==> flow/design.v <==
module MAC(  
  input         clock,  
  input  [7:0]  io_a,  
  input  [7:0]  io_b,  
  input  [15:0] io_c,  
  output [16:0] io_y  
);
  reg [7:0] rA;  
  reg [7:0] rB;  
  reg [15:0] rC;  
  wire [15:0] mult;  
  assign mult = $signed(rA) * $signed(rB);  
  assign io_y = $signed(rC) + $signed(mult);  
  always @(posedge clock) begin
    rA <= io_a;
    rB <= io_b;
    rC <= io_c;
  end
endmodule
module Adder(  
  input         clock,  
  input  [16:0] io_a,  
  input  [16:0] io_b,  
  output [17:0] io_y  
);
  reg [16:0] rA;  
  reg [16:0] rB;  
  assign io_y = $signed(rA) + $signed(rB);  
  always @(posedge clock) begin
    rA <= io_a;
    rB <= io_b;
  end
endmodule
module Adder_8(  
  input         clock,  
  input  [17:0] io_a,  
  input  [17:0] io_b,  
  output [18:0] io_y  
);
  reg [17:0] rA;  
  reg [17:0] rB;  
  assign io_y = $signed(rA) + $signed(rB);  
  always @(posedge clock) begin
    rA <= io_a;
    rB <= io_b;
  end
endmodule
module Adder_12(  
  input         clock,  
  input  [18:0] io_a,  
  input  [18:0] io_b,  
  output [19:0] io_y  
);
  reg [18:0] rA;  
  reg [18:0] rB;  
  assign io_y = $signed(rA) + $signed(rB);  
  always @(posedge clock) begin
    rA <= io_a;
    rB <= io_b;
  end
endmodule
module Adder_14(  
  input         clock,  
  input  [19:0] io_a,  
  input  [19:0] io_b,  
  output [20:0] io_y  
);
  reg [19:0] rA;  
  reg [19:0] rB;  
  assign io_y = $signed(rA) + $signed(rB);  
  always @(posedge clock) begin
    rA <= io_a;
    rB <= io_b;
  end
endmodule
module DotProduct(  
  input         clock,  
  input  [7:0]  io_a_0,
  input  [7:0]  io_a_1,
  input  [7:0]  io_a_2,
  input  [7:0]  io_a_3,
  input  [7:0]  io_a_4,
  input  [7:0]  io_a_5,
  input  [7:0]  io_a_6,
  input  [7:0]  io_a_7,
  input  [7:0]  io_a_8,
  input  [7:0]  io_a_9,
  input  [7:0]  io_a_10,
  input  [7:0]  io_a_11,
  input  [7:0]  io_a_12,
  input  [7:0]  io_a_13,
  input  [7:0]  io_a_14,
  input  [7:0]  io_a_15,
  input  [7:0]  io_b_0,  
  input  [7:0]  io_b_1,  
  input  [7:0]  io_b_2,  
  input  [7:0]  io_b_3,  
  input  [7:0]  io_b_4,  
  input  [7:0]  io_b_5,  
  input  [7:0]  io_b_6,  
  input  [7:0]  io_b_7,  
  input  [7:0]  io_b_8,  
  input  [7:0]  io_b_9,  
  input  [7:0]  io_b_10,  
  input  [7:0]  io_b_11,  
  input  [7:0]  io_b_12,  
  input  [7:0]  io_b_13,  
  input  [7:0]  io_b_14,  
  input  [7:0]  io_b_15,  
  output [20:0] io_y  
);
  wire  m_0_clock;  
  wire [7:0] m_0_io_a;  
  wire [7:0] m_0_io_b;  
  wire [15:0] m_0_io_c;  
  wire [16:0] m_0_io_y;  
  wire  m_1_clock;  
  wire [7:0] m_1_io_a;  
  wire [7:0] m_1_io_b;  
  wire [15:0] m_1_io_c;  
  wire [16:0] m_1_io_y;  
  wire  m_2_clock;  
  wire [7:0] m_2_io_a;  
  wire [7:0] m_2_io_b;  
  wire [15:0] m_2_io_c;  
  wire [16:0] m_2_io_y;  
  wire  m_3_clock;  
  wire [7:0] m_3_io_a;  
  wire [7:0] m_3_io_b;  
  wire [15:0] m_3_io_c;  
  wire [16:0] m_3_io_y;  
  wire  m_4_clock;  
  wire [7:0] m_4_io_a;  
  wire [7:0] m_4_io_b;  
  wire [15:0] m_4_io_c;  
  wire [16:0] m_4_io_y;  
  wire  m_5_clock;  
  wire [7:0] m_5_io_a;  
  wire [7:0] m_5_io_b;  
  wire [15:0] m_5_io_c;  
  wire [16:0] m_5_io_y;  
  wire  m_6_clock;  
  wire [7:0] m_6_io_a;  
  wire [7:0] m_6_io_b;  
  wire [15:0] m_6_io_c;  
  wire [16:0] m_6_io_y;  
  wire  m_7_clock;  
  wire [7:0] m_7_io_a;  
  wire [7:0] m_7_io_b;  
  wire [15:0] m_7_io_c;  
  wire [16:0] m_7_io_y;  
  wire  m_8_clock;  
  wire [7:0] m_8_io_a;  
  wire [7:0] m_8_io_b;  
  wire [15:0] m_8_io_c;  
  wire [16:0] m_8_io_y;  
  wire  m_9_clock;  
  wire [7:0] m_9_io_a;  
  wire [7:0] m_9_io_b;  
  wire [15:0] m_9_io_c;  
  wire [16:0] m_9_io_y;  
  wire  m_10_clock;  
  wire [7:0] m_10_io_a;  
  wire [7:0] m_10_io_b;  
  wire [15:0] m_10_io_c;  
  wire [16:0] m_10_io_y;  
  wire  m_11_clock;  
  wire [7:0] m_11_io_a;  
  wire [7:0] m_11_io_b;  
  wire [15:0] m_11_io_c;  
  wire [16:0] m_11_io_y;  
  wire  m_12_clock;  
  wire [7:0] m_12_io_a;  
  wire [7:0] m_12_io_b;  
  wire [15:0] m_12_io_c;  
  wire [16:0] m_12_io_y;  
  wire  m_13_clock;  
  wire [7:0] m_13_io_a;  
  wire [7:0] m_13_io_b;  
  wire [15:0] m_13_io_c;  
  wire [16:0] m_13_io_y;  
  wire  m_14_clock;  
  wire [7:0] m_14_io_a;  
  wire [7:0] m_14_io_b;  
  wire [15:0] m_14_io_c;  
  wire [16:0] m_14_io_y;  
  wire  m_15_clock;  
  wire [7:0] m_15_io_a;  
  wire [7:0] m_15_io_b;  
  wire [15:0] m_15_io_c;  
  wire [16:0] m_15_io_y;  
  wire  a_0_0_clock;  
  wire [16:0] a_0_0_io_a;  
  wire [16:0] a_0_0_io_b;  
  wire [17:0] a_0_0_io_y;  
  wire  a_0_1_clock;  
  wire [16:0] a_0_1_io_a;  
  wire [16:0] a_0_1_io_b;  
  wire [17:0] a_0_1_io_y;  
  wire  a_0_2_clock;  
  wire [16:0] a_0_2_io_a;  
  wire [16:0] a_0_2_io_b;  
  wire [17:0] a_0_2_io_y;  
  wire  a_0_3_clock;  
  wire [16:0] a_0_3_io_a;  
  wire [16:0] a_0_3_io_b;  
  wire [17:0] a_0_3_io_y;  
  wire  a_0_4_clock;  
  wire [16:0] a_0_4_io_a;  
  wire [16:0] a_0_4_io_b;  
  wire [17:0] a_0_4_io_y;  
  wire  a_0_5_clock;  
  wire [16:0] a_0_5_io_a;  
  wire [16:0] a_0_5_io_b;  
  wire [17:0] a_0_5_io_y;  
  wire  a_0_6_clock;  
  wire [16:0] a_0_6_io_a;  
  wire [16:0] a_0_6_io_b;  
  wire [17:0] a_0_6_io_y;  
  wire  a_0_7_clock;  
  wire [16:0] a_0_7_io_a;  
  wire [16:0] a_0_7_io_b;  
  wire [17:0] a_0_7_io_y;  
  wire  a_1_0_clock;  
  wire [17:0] a_1_0_io_a;  
  wire [17:0] a_1_0_io_b;  
  wire [18:0] a_1_0_io_y;  
  wire  a_1_1_clock;  
  wire [17:0] a_1_1_io_a;  
  wire [17:0] a_1_1_io_b;  
  wire [18:0] a_1_1_io_y;  
  wire  a_1_2_clock;  
  wire [17:0] a_1_2_io_a;  
  wire [17:0] a_1_2_io_b;  
  wire [18:0] a_1_2_io_y;  
  wire  a_1_3_clock;  
  wire [17:0] a_1_3_io_a;  
  wire [17:0] a_1_3_io_b;  
  wire [18:0] a_1_3_io_y;  
  wire  a_2_0_clock;  
  wire [18:0] a_2_0_io_a;  
  wire [18:0] a_2_0_io_b;  
  wire [19:0] a_2_0_io_y;  
  wire  a_2_1_clock;  
  wire [18:0] a_2_1_io_a;  
  wire [18:0] a_2_1_io_b;  
  wire [19:0] a_2_1_io_y;  
  wire  a_3_0_clock;  
  wire [19:0] a_3_0_io_a;  
  wire [19:0] a_3_0_io_b;  
  wire [20:0] a_3_0_io_y;  
  MAC m_0 (  
    .clock(m_0_clock),
    .io_a(m_0_io_a),
    .io_b(m_0_io_b),
    .io_c(m_0_io_c),
    .io_y(m_0_io_y)
  );
  MAC m_1 (  
    .clock(m_1_clock),
    .io_a(m_1_io_a),
    .io_b(m_1_io_b),
    .io_c(m_1_io_c),
    .io_y(m_1_io_y)
  );
  MAC m_2 (  
    .clock(m_2_clock),
    .io_a(m_2_io_a),
    .io_b(m_2_io_b),
    .io_c(m_2_io_c),
    .io_y(m_2_io_y)
  );
  MAC m_3 (  
    .clock(m_3_clock),
    .io_a(m_3_io_a),
    .io_b(m_3_io_b),
    .io_c(m_3_io_c),
    .io_y(m_3_io_y)
  );
  MAC m_4 (  
    .clock(m_4_clock),
    .io_a(m_4_io_a),
    .io_b(m_4_io_b),
    .io_c(m_4_io_c),
    .io_y(m_4_io_y)
  );
  MAC m_5 (  
    .clock(m_5_clock),
    .io_a(m_5_io_a),
    .io_b(m_5_io_b),
    .io_c(m_5_io_c),
    .io_y(m_5_io_y)
  );
  MAC m_6 (  
    .clock(m_6_clock),
    .io_a(m_6_io_a),
    .io_b(m_6_io_b),
    .io_c(m_6_io_c),
    .io_y(m_6_io_y)
  );
  MAC m_7 (  
    .clock(m_7_clock),
    .io_a(m_7_io_a),
    .io_b(m_7_io_b),
    .io_c(m_7_io_c),
    .io_y(m_7_io_y)
  );
  MAC m_8 (  
    .clock(m_8_clock),
    .io_a(m_8_io_a),
    .io_b(m_8_io_b),
    .io_c(m_8_io_c),
    .io_y(m_8_io_y)
  );
  MAC m_9 (  
    .clock(m_9_clock),
    .io_a(m_9_io_a),
    .io_b(m_9_io_b),
    .io_c(m_9_io_c),
    .io_y(m_9_io_y)
  );
  MAC m_10 (  
    .clock(m_10_clock),
    .io_a(m_10_io_a),
    .io_b(m_10_io_b),
    .io_c(m_10_io_c),
    .io_y(m_10_io_y)
  );
  MAC m_11 (  
    .clock(m_11_clock),
    .io_a(m_11_io_a),
    .io_b(m_11_io_b),
    .io_c(m_11_io_c),
    .io_y(m_11_io_y)
  );
  MAC m_12 (  
    .clock(m_12_clock),
    .io_a(m_12_io_a),
    .io_b(m_12_io_b),
    .io_c(m_12_io_c),
    .io_y(m_12_io_y)
  );
  MAC m_13 (  
    .clock(m_13_clock),
    .io_a(m_13_io_a),
    .io_b(m_13_io_b),
    .io_c(m_13_io_c),
    .io_y(m_13_io_y)
  );
  MAC m_14 (  
    .clock(m_14_clock),
    .io_a(m_14_io_a),
    .io_b(m_14_io_b),
    .io_c(m_14_io_c),
    .io_y(m_14_io_y)
  );
  MAC m_15 (  
    .clock(m_15_clock),
    .io_a(m_15_io_a),
    .io_b(m_15_io_b),
    .io_c(m_15_io_c),
    .io_y(m_15_io_y)
  );
  Adder a_0_0 (  
    .clock(a_0_0_clock),
    .io_a(a_0_0_io_a),
    .io_b(a_0_0_io_b),
    .io_y(a_0_0_io_y)
  );
  Adder a_0_1 (  
    .clock(a_0_1_clock),
    .io_a(a_0_1_io_a),
    .io_b(a_0_1_io_b),
    .io_y(a_0_1_io_y)
  );
  Adder a_0_2 (  
    .clock(a_0_2_clock),
    .io_a(a_0_2_io_a),
    .io_b(a_0_2_io_b),
    .io_y(a_0_2_io_y)
  );
  Adder a_0_3 (  
    .clock(a_0_3_clock),
    .io_a(a_0_3_io_a),
    .io_b(a_0_3_io_b),
    .io_y(a_0_3_io_y)
  );
  Adder a_0_4 (  
    .clock(a_0_4_clock),
    .io_a(a_0_4_io_a),
    .io_b(a_0_4_io_b),
    .io_y(a_0_4_io_y)
  );
  Adder a_0_5 (  
    .clock(a_0_5_clock),
    .io_a(a_0_5_io_a),
    .io_b(a_0_5_io_b),
    .io_y(a_0_5_io_y)
  );
  Adder a_0_6 (  
    .clock(a_0_6_clock),
    .io_a(a_0_6_io_a),
    .io_b(a_0_6_io_b),
    .io_y(a_0_6_io_y)
  );
  Adder a_0_7 (  
    .clock(a_0_7_clock),
    .io_a(a_0_7_io_a),
    .io_b(a_0_7_io_b),
    .io_y(a_0_7_io_y)
  );
  Adder_8 a_1_0 (  
    .clock(a_1_0_clock),
    .io_a(a_1_0_io_a),
    .io_b(a_1_0_io_b),
    .io_y(a_1_0_io_y)
  );
  Adder_8 a_1_1 (  
    .clock(a_1_1_clock),
    .io_a(a_1_1_io_a),
    .io_b(a_1_1_io_b),
    .io_y(a_1_1_io_y)
  );
  Adder_8 a_1_2 (  
    .clock(a_1_2_clock),
    .io_a(a_1_2_io_a),
    .io_b(a_1_2_io_b),
    .io_y(a_1_2_io_y)
  );
  Adder_8 a_1_3 (  
    .clock(a_1_3_clock),
    .io_a(a_1_3_io_a),
    .io_b(a_1_3_io_b),
    .io_y(a_1_3_io_y)
  );
  Adder_12 a_2_0 (  
    .clock(a_2_0_clock),
    .io_a(a_2_0_io_a),
    .io_b(a_2_0_io_b),
    .io_y(a_2_0_io_y)
  );
  Adder_12 a_2_1 (  
    .clock(a_2_1_clock),
    .io_a(a_2_1_io_a),
    .io_b(a_2_1_io_b),
    .io_y(a_2_1_io_y)
  );
  Adder_14 a_3_0 (  
    .clock(a_3_0_clock),
    .io_a(a_3_0_io_a),
    .io_b(a_3_0_io_b),
    .io_y(a_3_0_io_y)
  );
  assign io_y = a_3_0_io_y;  
  assign m_0_clock = clock;  
  assign m_0_io_a = io_a_0;  
  assign m_0_io_b = io_b_0;  
  assign m_0_io_c = 16'sh0;  
  assign m_1_clock = clock;  
  assign m_1_io_a = io_a_1;  
  assign m_1_io_b = io_b_1;  
  assign m_1_io_c = 16'sh0;  
  assign m_2_clock = clock;  
  assign m_2_io_a = io_a_2;  
  assign m_2_io_b = io_b_2;  
  assign m_2_io_c = 16'sh0;  
  assign m_3_clock = clock;  
  assign m_3_io_a = io_a_3;  
  assign m_3_io_b = io_b_3;  
  assign m_3_io_c = 16'sh0;  
  assign m_4_clock = clock;  
  assign m_4_io_a = io_a_4;  
  assign m_4_io_b = io_b_4;  
  assign m_4_io_c = 16'sh0;  
  assign m_5_clock = clock;  
  assign m_5_io_a = io_a_5;  
  assign m_5_io_b = io_b_5;  
  assign m_5_io_c = 16'sh0;  
  assign m_6_clock = clock;  
  assign m_6_io_a = io_a_6;  
  assign m_6_io_b = io_b_6;  
  assign m_6_io_c = 16'sh0;  
  assign m_7_clock = clock;  
  assign m_7_io_a = io_a_7;  
  assign m_7_io_b = io_b_7;  
  assign m_7_io_c = 16'sh0;  
  assign m_8_clock = clock;  
  assign m_8_io_a = io_a_8;  
  assign m_8_io_b = io_b_8;  
  assign m_8_io_c = 16'sh0;  
  assign m_9_clock = clock;  
  assign m_9_io_a = io_a_9;  
  assign m_9_io_b = io_b_9;  
  assign m_9_io_c = 16'sh0;  
  assign m_10_clock = clock;  
  assign m_10_io_a = io_a_10;  
  assign m_10_io_b = io_b_10;  
  assign m_10_io_c = 16'sh0;  
  assign m_11_clock = clock;  
  assign m_11_io_a = io_a_11;  
  assign m_11_io_b = io_b_11;  
  assign m_11_io_c = 16'sh0;  
  assign m_12_clock = clock;  
  assign m_12_io_a = io_a_12;  
  assign m_12_io_b = io_b_12;  
  assign m_12_io_c = 16'sh0;  
  assign m_13_clock = clock;  
  assign m_13_io_a = io_a_13;  
  assign m_13_io_b = io_b_13;  
  assign m_13_io_c = 16'sh0;  
  assign m_14_clock = clock;  
  assign m_14_io_a = io_a_14;  
  assign m_14_io_b = io_b_14;  
  assign m_14_io_c = 16'sh0;  
  assign m_15_clock = clock;  
  assign m_15_io_a = io_a_15;  
  assign m_15_io_b = io_b_15;  
  assign m_15_io_c = 16'sh0;  
  assign a_0_0_clock = clock;  
  assign a_0_0_io_a = m_0_io_y;  
  assign a_0_0_io_b = m_1_io_y;  
  assign a_0_1_clock = clock;  
  assign a_0_1_io_a = m_2_io_y;  
  assign a_0_1_io_b = m_3_io_y;  
  assign a_0_2_clock = clock;  
  assign a_0_2_io_a = m_4_io_y;  
  assign a_0_2_io_b = m_5_io_y;  
  assign a_0_3_clock = clock;  
  assign a_0_3_io_a = m_6_io_y;  
  assign a_0_3_io_b = m_7_io_y;  
  assign a_0_4_clock = clock;  
  assign a_0_4_io_a = m_8_io_y;  
  assign a_0_4_io_b = m_9_io_y;  
  assign a_0_5_clock = clock;  
  assign a_0_5_io_a = m_10_io_y;  
  assign a_0_5_io_b = m_11_io_y;  
  assign a_0_6_clock = clock;  
  assign a_0_6_io_a = m_12_io_y;  
  assign a_0_6_io_b = m_13_io_y;  
  assign a_0_7_clock = clock;  
  assign a_0_7_io_a = m_14_io_y;  
  assign a_0_7_io_b = m_15_io_y;  
  assign a_1_0_clock = clock;  
  assign a_1_0_io_a = a_0_0_io_y;  
  assign a_1_0_io_b = a_0_1_io_y;  
  assign a_1_1_clock = clock;  
  assign a_1_1_io_a = a_0_2_io_y;  
  assign a_1_1_io_b = a_0_3_io_y;  
  assign a_1_2_clock = clock;  
  assign a_1_2_io_a = a_0_4_io_y;  
  assign a_1_2_io_b = a_0_5_io_y;  
  assign a_1_3_clock = clock;  
  assign a_1_3_io_a = a_0_6_io_y;  
  assign a_1_3_io_b = a_0_7_io_y;  
  assign a_2_0_clock = clock;  
  assign a_2_0_io_a = a_1_0_io_y;  
  assign a_2_0_io_b = a_1_1_io_y;  
  assign a_2_1_clock = clock;  
  assign a_2_1_io_a = a_1_2_io_y;  
  assign a_2_1_io_b = a_1_3_io_y;  
  assign a_3_0_clock = clock;  
  assign a_3_0_io_a = a_2_0_io_y;  
  assign a_3_0_io_b = a_2_1_io_y;  
endmodule
; ---- Tool chain data of DotProduct
; Module DotProduct before and after one edit of its RTL, step after step.
; "orig" refers to lines of the RTL above, "edited" to lines of the edited file.
; "diff" is "edited" less "orig", of the values as shown.
; A cell with - has no value.
[inputs]
top = DotProduct
clock = clock
lib = sky130hd
corner = tt_025C_1v80

; ---- The edit
; Unified diff, file above to edited file.
; The edited RTL no longer does the same as the RTL above: the edit was made by script, with no optimisation intended.
; begin of diff
@@ -42,7 +42,7 @@
   assign io_y = $signed(rA) + $signed(rB);  
   always @(posedge clock) begin
-    rA <= io_a;
     rB <= io_b;
   end
+  always @(*) rA = io_a;
 endmodule
 module Adder_12(  
; end of diff

; ---- Word level
; Source: Yosys, flattened and elaborated, memories not mapped. Widths are those after wreduce; folded enables and synchronous resets count as part of the registers. Registers that Yosys merges into a memory's read port (data or address) are not register bits. Print and check cells do not count. Equal cells are merged and count once.
[classes]
columns = item, orig, edited, diff
row1 = reduce_and_logical, 0, 0, 0
row2 = equal, 0, 0, 0
row3 = n_mux, 0, 0, 0
row4 = div_mod_pow, 0, 0, 0
row5 = compare, 0, 0, 0
row6 = multipliers, 16, 16, 0
row7 = bitwise, 0, 0, 0
row8 = add_sub_neg, 15, 15, 0
row9 = shifts, 0, 0, 0
; Unchanged operator kinds not shown: 5.
[word_totals]
columns = item, orig, edited, diff
row1 = input_bits, 257, 257, 0
row2 = latch_bits, 0, 0, 0
row3 = reg_bits, 758, 690, -68
row4 = ram_bits, 0, 0, 0
row5 = out_inout_bits, 21, 21, 0
row6 = wordCells, 93, 89, -4
row7 = clocked_rd_ports_x_width, 0, 0, 0
row8 = rom_bits, 0, 0, 0
row9 = n_memories, 0, 0, 0

; ---- Longest topological paths
; Longest topological path by Yosys (ltp), each cell counted once; first at word level (registers and memories cut), then after technology mapping (sequential cells cut; the memories' decode and read muxes count).
[depth]
columns = item, orig, edited, diff
row1 = depth_word, 1, 2, 1
row2 = abc_area, 0, 0, -
row3 = mapped_depth, 17, 19, 2
row4 = depth_no_buf, 17, 19, 2

; ---- Netlist
; The flow's flattened synthesis, as Yosys stat reports it; memories are mapped. The netlist is that of the ABC_AREA named above (0 if unset); the other value can give another one.
[mapped]
columns = item, orig, edited, diff
row1 = mapped_cells, 6888, 6429, -459
row2 = synth_area_um2, 66322.4, 63300.7, -3021.7
row3 = seqArea_um2, 15174.6, 13813.2, -1361.4
row4 = flip_flops, 758, 690, -68
[by_type]
columns = type, orig, edited, diff
row1 = sky130_fd_sc_hd__o21ai_0, 163, 82, -81
row2 = sky130_fd_sc_hd__nor2_1, 273, 198, -75
row3 = sky130_fd_sc_hd__dfxtp_1, 758, 690, -68
row4 = sky130_fd_sc_hd__ha_1, 715, 647, -68
row5 = sky130_fd_sc_hd__fa_1, 895, 959, 64
row6 = sky130_fd_sc_hd__xnor2_1, 366, 314, -52
row7 = sky130_fd_sc_hd__inv_1, 1447, 1398, -49
row8 = sky130_fd_sc_hd__a21oi_1, 239, 202, -37
row9 = sky130_fd_sc_hd__o21a_1, 71, 46, -25
row10 = sky130_fd_sc_hd__nor3_1, 82, 60, -22
row11 = sky130_fd_sc_hd__o21ai_1, 15, 37, 22
row12 = sky130_fd_sc_hd__xor2_1, 44, 64, 20
row13 = sky130_fd_sc_hd__a21boi_0, 22, 2, -20
row14 = sky130_fd_sc_hd__and2_1, 686, 668, -18
row15 = sky130_fd_sc_hd__a21boi_1, 2, 18, 16
row16 = sky130_fd_sc_hd__nand2b_1, 82, 67, -15
row17 = sky130_fd_sc_hd__nor2b_1, 143, 132, -11
row18 = sky130_fd_sc_hd__nand3_1, 62, 52, -10
; Unchanged cell types not shown: 11.
; The list need not be complete.
; The figures by module come from a second, unflattened synthesis with its own total; it is not the netlist above.
[hier_totals]
columns = item, orig, edited, diff
row1 = cells_unflattened, 8075, 8003, -72
row2 = hier_area_um2, 83965.5, 82524.1, -1441.4
; Each row is one instance without its submodules.
[modules_orig]
columns = module, area_um2, seq_area_um2, instances, cells
row1 = MAC, 3689.8, 640.6, 16, 349
row2 = Adder, 1600.3, 680.7, 8, 161
row3 = Adder_8, 1604.0, 720.7, 4, 159
row4 = Adder_12, 1899.3, 760.7, 2, 191
row5 = Adder_14, 1908.1, 800.8, 1, 184
row6 = (no name shown), 3.8, 0.0, 1, 1
[modules_edited]
columns = module, area_um2, seq_area_um2, instances, cells
row1 = MAC, 3689.8, 640.6, 16, 349
row2 = Adder, 1600.3, 680.7, 8, 161
row3 = Adder_8, 1243.7, 360.3, 4, 141
row4 = Adder_12, 1899.3, 760.7, 2, 191
row5 = Adder_14, 1908.1, 800.8, 1, 184
row6 = (no name shown), 3.8, 0.0, 1, 1

; ---- Worst setup path after synthesis
; Path of least setup slack by OpenSTA after synthesis, without wires, with an ideal clock, recovery checks aside; 20% of the period is set as input and as output delay. Where synthesis merged equal registers, the netlist keeps one of their names.
[synth_path]
columns = item, orig, edited, diff
row1 = path_type, register to register, register to register, -
row2 = startpoint, register m_0.rB[7], register m_4.rA[7], -
row3 = endpoint, register a_0_0.rA[15], register a_0_2.rA[15], -
row4 = delay_ps, 4222, 4182, -40
row5 = tclk_ps, 5000, 5000, 0
row6 = arrival_ps, 4102, 4062, -40
row7 = launch_ps, 0, 0, 0
row8 = t_required_ps, 4880, 4880, 0
row9 = path_stages, 16, 17, 1
row10 = n_path_buf, 0, 0, 0
row11 = slack_ps, 778, 818, 40
row12 = period_less_setup_slack_ps, 4222, 4182, -40
; "delay_ps" = arrival - input delay + setup time.
; "path_stages": output pins that drive a net of the path, with the launching flip-flop's if there is one; two outputs of one cell count as two.
; "period_less_setup_slack_ps" is the clock period less the worst setup slack; recovery checks do not enter. This is arithmetic on one report: input and output delays are still those of the set period (20% each).
; Between the ends stands the longest chain of elaborated cells between them, by number of cells; it is not shown to be the way that was timed. Of several equally long chains one is given.
; Each line given opens the expression or statement behind the cell; cells for indexed reads and writes are added by Yosys, which also makes memories of some case tables.
[synth_between_orig]
path_cell_list = sky130_fd_sc_hd__dfxtp_1 sky130_fd_sc_hd__clkinv_1 sky130_fd_sc_hd__fa_1 sky130_fd_sc_hd__fa_1 sky130_fd_sc_hd__inv_1 sky130_fd_sc_hd__fa_1 sky130_fd_sc_hd__inv_1 sky130_fd_sc_hd__fa_1 sky130_fd_sc_hd__inv_1 sky130_fd_sc_hd__ha_1 sky130_fd_sc_hd__o21a_1 sky130_fd_sc_hd__nor2_1 sky130_fd_sc_hd__nor3_1 sky130_fd_sc_hd__a2111oi_0 sky130_fd_sc_hd__a21oi_1 sky130_fd_sc_hd__xnor2_1
elab_chain_len = 1
cone_cells = 1
lines_between = 1
[synth_rtl_orig]
columns = item, line
row1 = from (decl), 9  ; reg [7:0] rB;
row2 = from (assign), 16  ; rB <= io_b;
row3 = 8-bit by 8-bit multiplier with 16-bit output, 12  ; assign mult = $signed(rA) * $signed(rB);
row4 = to (assign), 30  ; rA <= io_a;
row5 = to (decl), 26  ; reg [16:0] rA;
[synth_between_edited]
path_cell_list = sky130_fd_sc_hd__dfxtp_1 sky130_fd_sc_hd__and2_1 sky130_fd_sc_hd__ha_1 sky130_fd_sc_hd__inv_1 sky130_fd_sc_hd__fa_1 sky130_fd_sc_hd__inv_1 sky130_fd_sc_hd__fa_1 sky130_fd_sc_hd__inv_1 sky130_fd_sc_hd__fa_1 sky130_fd_sc_hd__inv_1 sky130_fd_sc_hd__ha_1 sky130_fd_sc_hd__or3_1 sky130_fd_sc_hd__o21ai_0 sky130_fd_sc_hd__nor3_1 sky130_fd_sc_hd__a2111oi_1 sky130_fd_sc_hd__a21oi_1 sky130_fd_sc_hd__xnor2_1
elab_chain_len = 1
cone_cells = 1
lines_between = 1
[synth_rtl_edited]
columns = item, line
row1 = from (decl), 8  ; reg [7:0] rA;
row2 = from (assign), 15  ; rA <= io_a;
row3 = 8-bit by 8-bit multiplier with 16-bit output, 12  ; assign mult = $signed(rA) * $signed(rB);
row4 = to (assign), 30  ; rA <= io_a;
row5 = to (decl), 26  ; reg [16:0] rA;

; ---- Path in the finished layout
; From the final timing report of the runs of pair A: the path of least setup slack in the routed layout; clock arrival at registers is part of the times.
; The path's times are printed in steps of 10 ps; the period is the one set.
[layout_path]
columns = item, orig, edited, diff
row1 = path_type, register to output, register to output, -
row2 = startpoint, register a_3_0.rB[0], register a_3_0.rB[6], -
row3 = endpoint, output port io_y[10], output port io_y[10], -
row4 = tclk_ps, 4770, 4770, 0
row5 = slack_ps, 190, 260, 70
row6 = arrival_ps, 3630, 3550, -80
row7 = path_stages, 10, 8, -2
row8 = t_required_ps, 3820, 3820, 0
row9 = launch_ps, 710, 710, 0
row10 = n_path_buf, 1, 1, 0
; Between the ends stands the longest chain of elaborated cells between them, by number of cells; it is not shown to be the way that was timed. Of several equally long chains one is given.
[layout_between_orig]
path_cell_list = sky130_fd_sc_hd__dfxtp_1 sky130_fd_sc_hd__ha_1 sky130_fd_sc_hd__inv_1 sky130_fd_sc_hd__fa_1 sky130_fd_sc_hd__nor2b_1 sky130_fd_sc_hd__o21ai_0 sky130_fd_sc_hd__a21boi_2 sky130_fd_sc_hd__o221ai_2 sky130_fd_sc_hd__xnor2_1 sky130_fd_sc_hd__clkdlybuf4s50_1
elab_chain_len = 1
cone_cells = 1
lines_between = 1
[layout_rtl_orig]
columns = item, line
row1 = from (decl), 69  ; reg [19:0] rB;
row2 = from (assign), 73  ; rB <= io_b;
row3 = 19-bit by 19-bit adder with 20-bit output, 70  ; assign io_y = $signed(rA) + $signed(rB);
row4 = to (decl), 110  ; output [20:0] io_y
[layout_between_edited]
path_cell_list = sky130_fd_sc_hd__dfxtp_1 sky130_fd_sc_hd__ha_1 sky130_fd_sc_hd__or2_1 sky130_fd_sc_hd__o311a_1 sky130_fd_sc_hd__a211oi_1 sky130_fd_sc_hd__or2_2 sky130_fd_sc_hd__a21boi_1 sky130_fd_sc_hd__clkdlybuf4s50_1
elab_chain_len = 1
cone_cells = 1
lines_between = 1
[layout_rtl_edited]
columns = item, line
row1 = from (decl), 69  ; reg [19:0] rB;
row2 = from (assign), 73  ; rB <= io_b;
row3 = 19-bit by 19-bit adder with 20-bit output, 70  ; assign io_y = $signed(rA) + $signed(rB);
row4 = to (decl), 110  ; output [20:0] io_y

; ---- Measured runs
; Both versions went through the flow (Yosys, OpenROAD) with the same settings in each pair. Constraints: input delay and output delay 20% of the set period each, output load 0.01 pF.
[settings_pair_A]
CORE_UTILIZATION = 40
period_ns = 4.77
CAP_MARGIN = 20
CORE_MARGIN = 2
SLEW_MARGIN = 20
[results_pair_A]
columns = item, orig, edited, diff
row1 = power_uw, 51792, 52394, 602
row2 = total_negative_slack_ps, 0, 0, 0
row3 = design_die_area_um2, 169077.0, 161451.0, -7626.0
row4 = synthesis_area_um2, 66322.4, 63300.7, -3021.7
row5 = final_cell_area_um2, 75262.2, 71710.0, -3552.2
row6 = util_pct, 45.7, 45.7, 0.0
row7 = fin_ws_ps, 187, 262, 75
row8 = achieved_period_ps, 4583, 4508, -75
[settings_pair_B]
CELL_PAD_IN_SITES_DETAIL_PLACEMENT = 0
CORE_ASPECT_RATIO = 0.93
CORE_UTILIZATION = 63
CTS_CLUSTER_DIAMETER = 375
MAX_ROUTING_LAYER = met4
MIN_ROUTING_LAYER = met1
PLACE_DENSITY_LB_ADDON = 0.24
SETUP_SLACK_MARGIN = 2.04
TNS_END_PERCENT = 40
period_ns = 7.03
CAP_MARGIN = 20
CORE_MARGIN = 2
SLEW_MARGIN = 20
[results_pair_B]
columns = item, orig, edited, diff
row1 = power_uw, 34848, 35679, 831
row2 = total_negative_slack_ps, 0, 0, 0
row3 = design_die_area_um2, 107887.0, 103031.0, -4856.0
row4 = synthesis_area_um2, 66322.4, 63300.7, -3021.7
row5 = final_cell_area_um2, 73998.5, 70525.1, -3473.4
row6 = util_pct, 71.1, 70.6, -0.5
row7 = fin_ws_ps, 2172, 2155, -17
row8 = achieved_period_ps, 4858, 4875, 17
; "achieved_period_ps" means the clock period less the worst setup slack. The figure is calculated, with input and output delays left at 20% of the set period.
; "power_uw" is the tool's figure for a default switching activity; nothing was simulated.
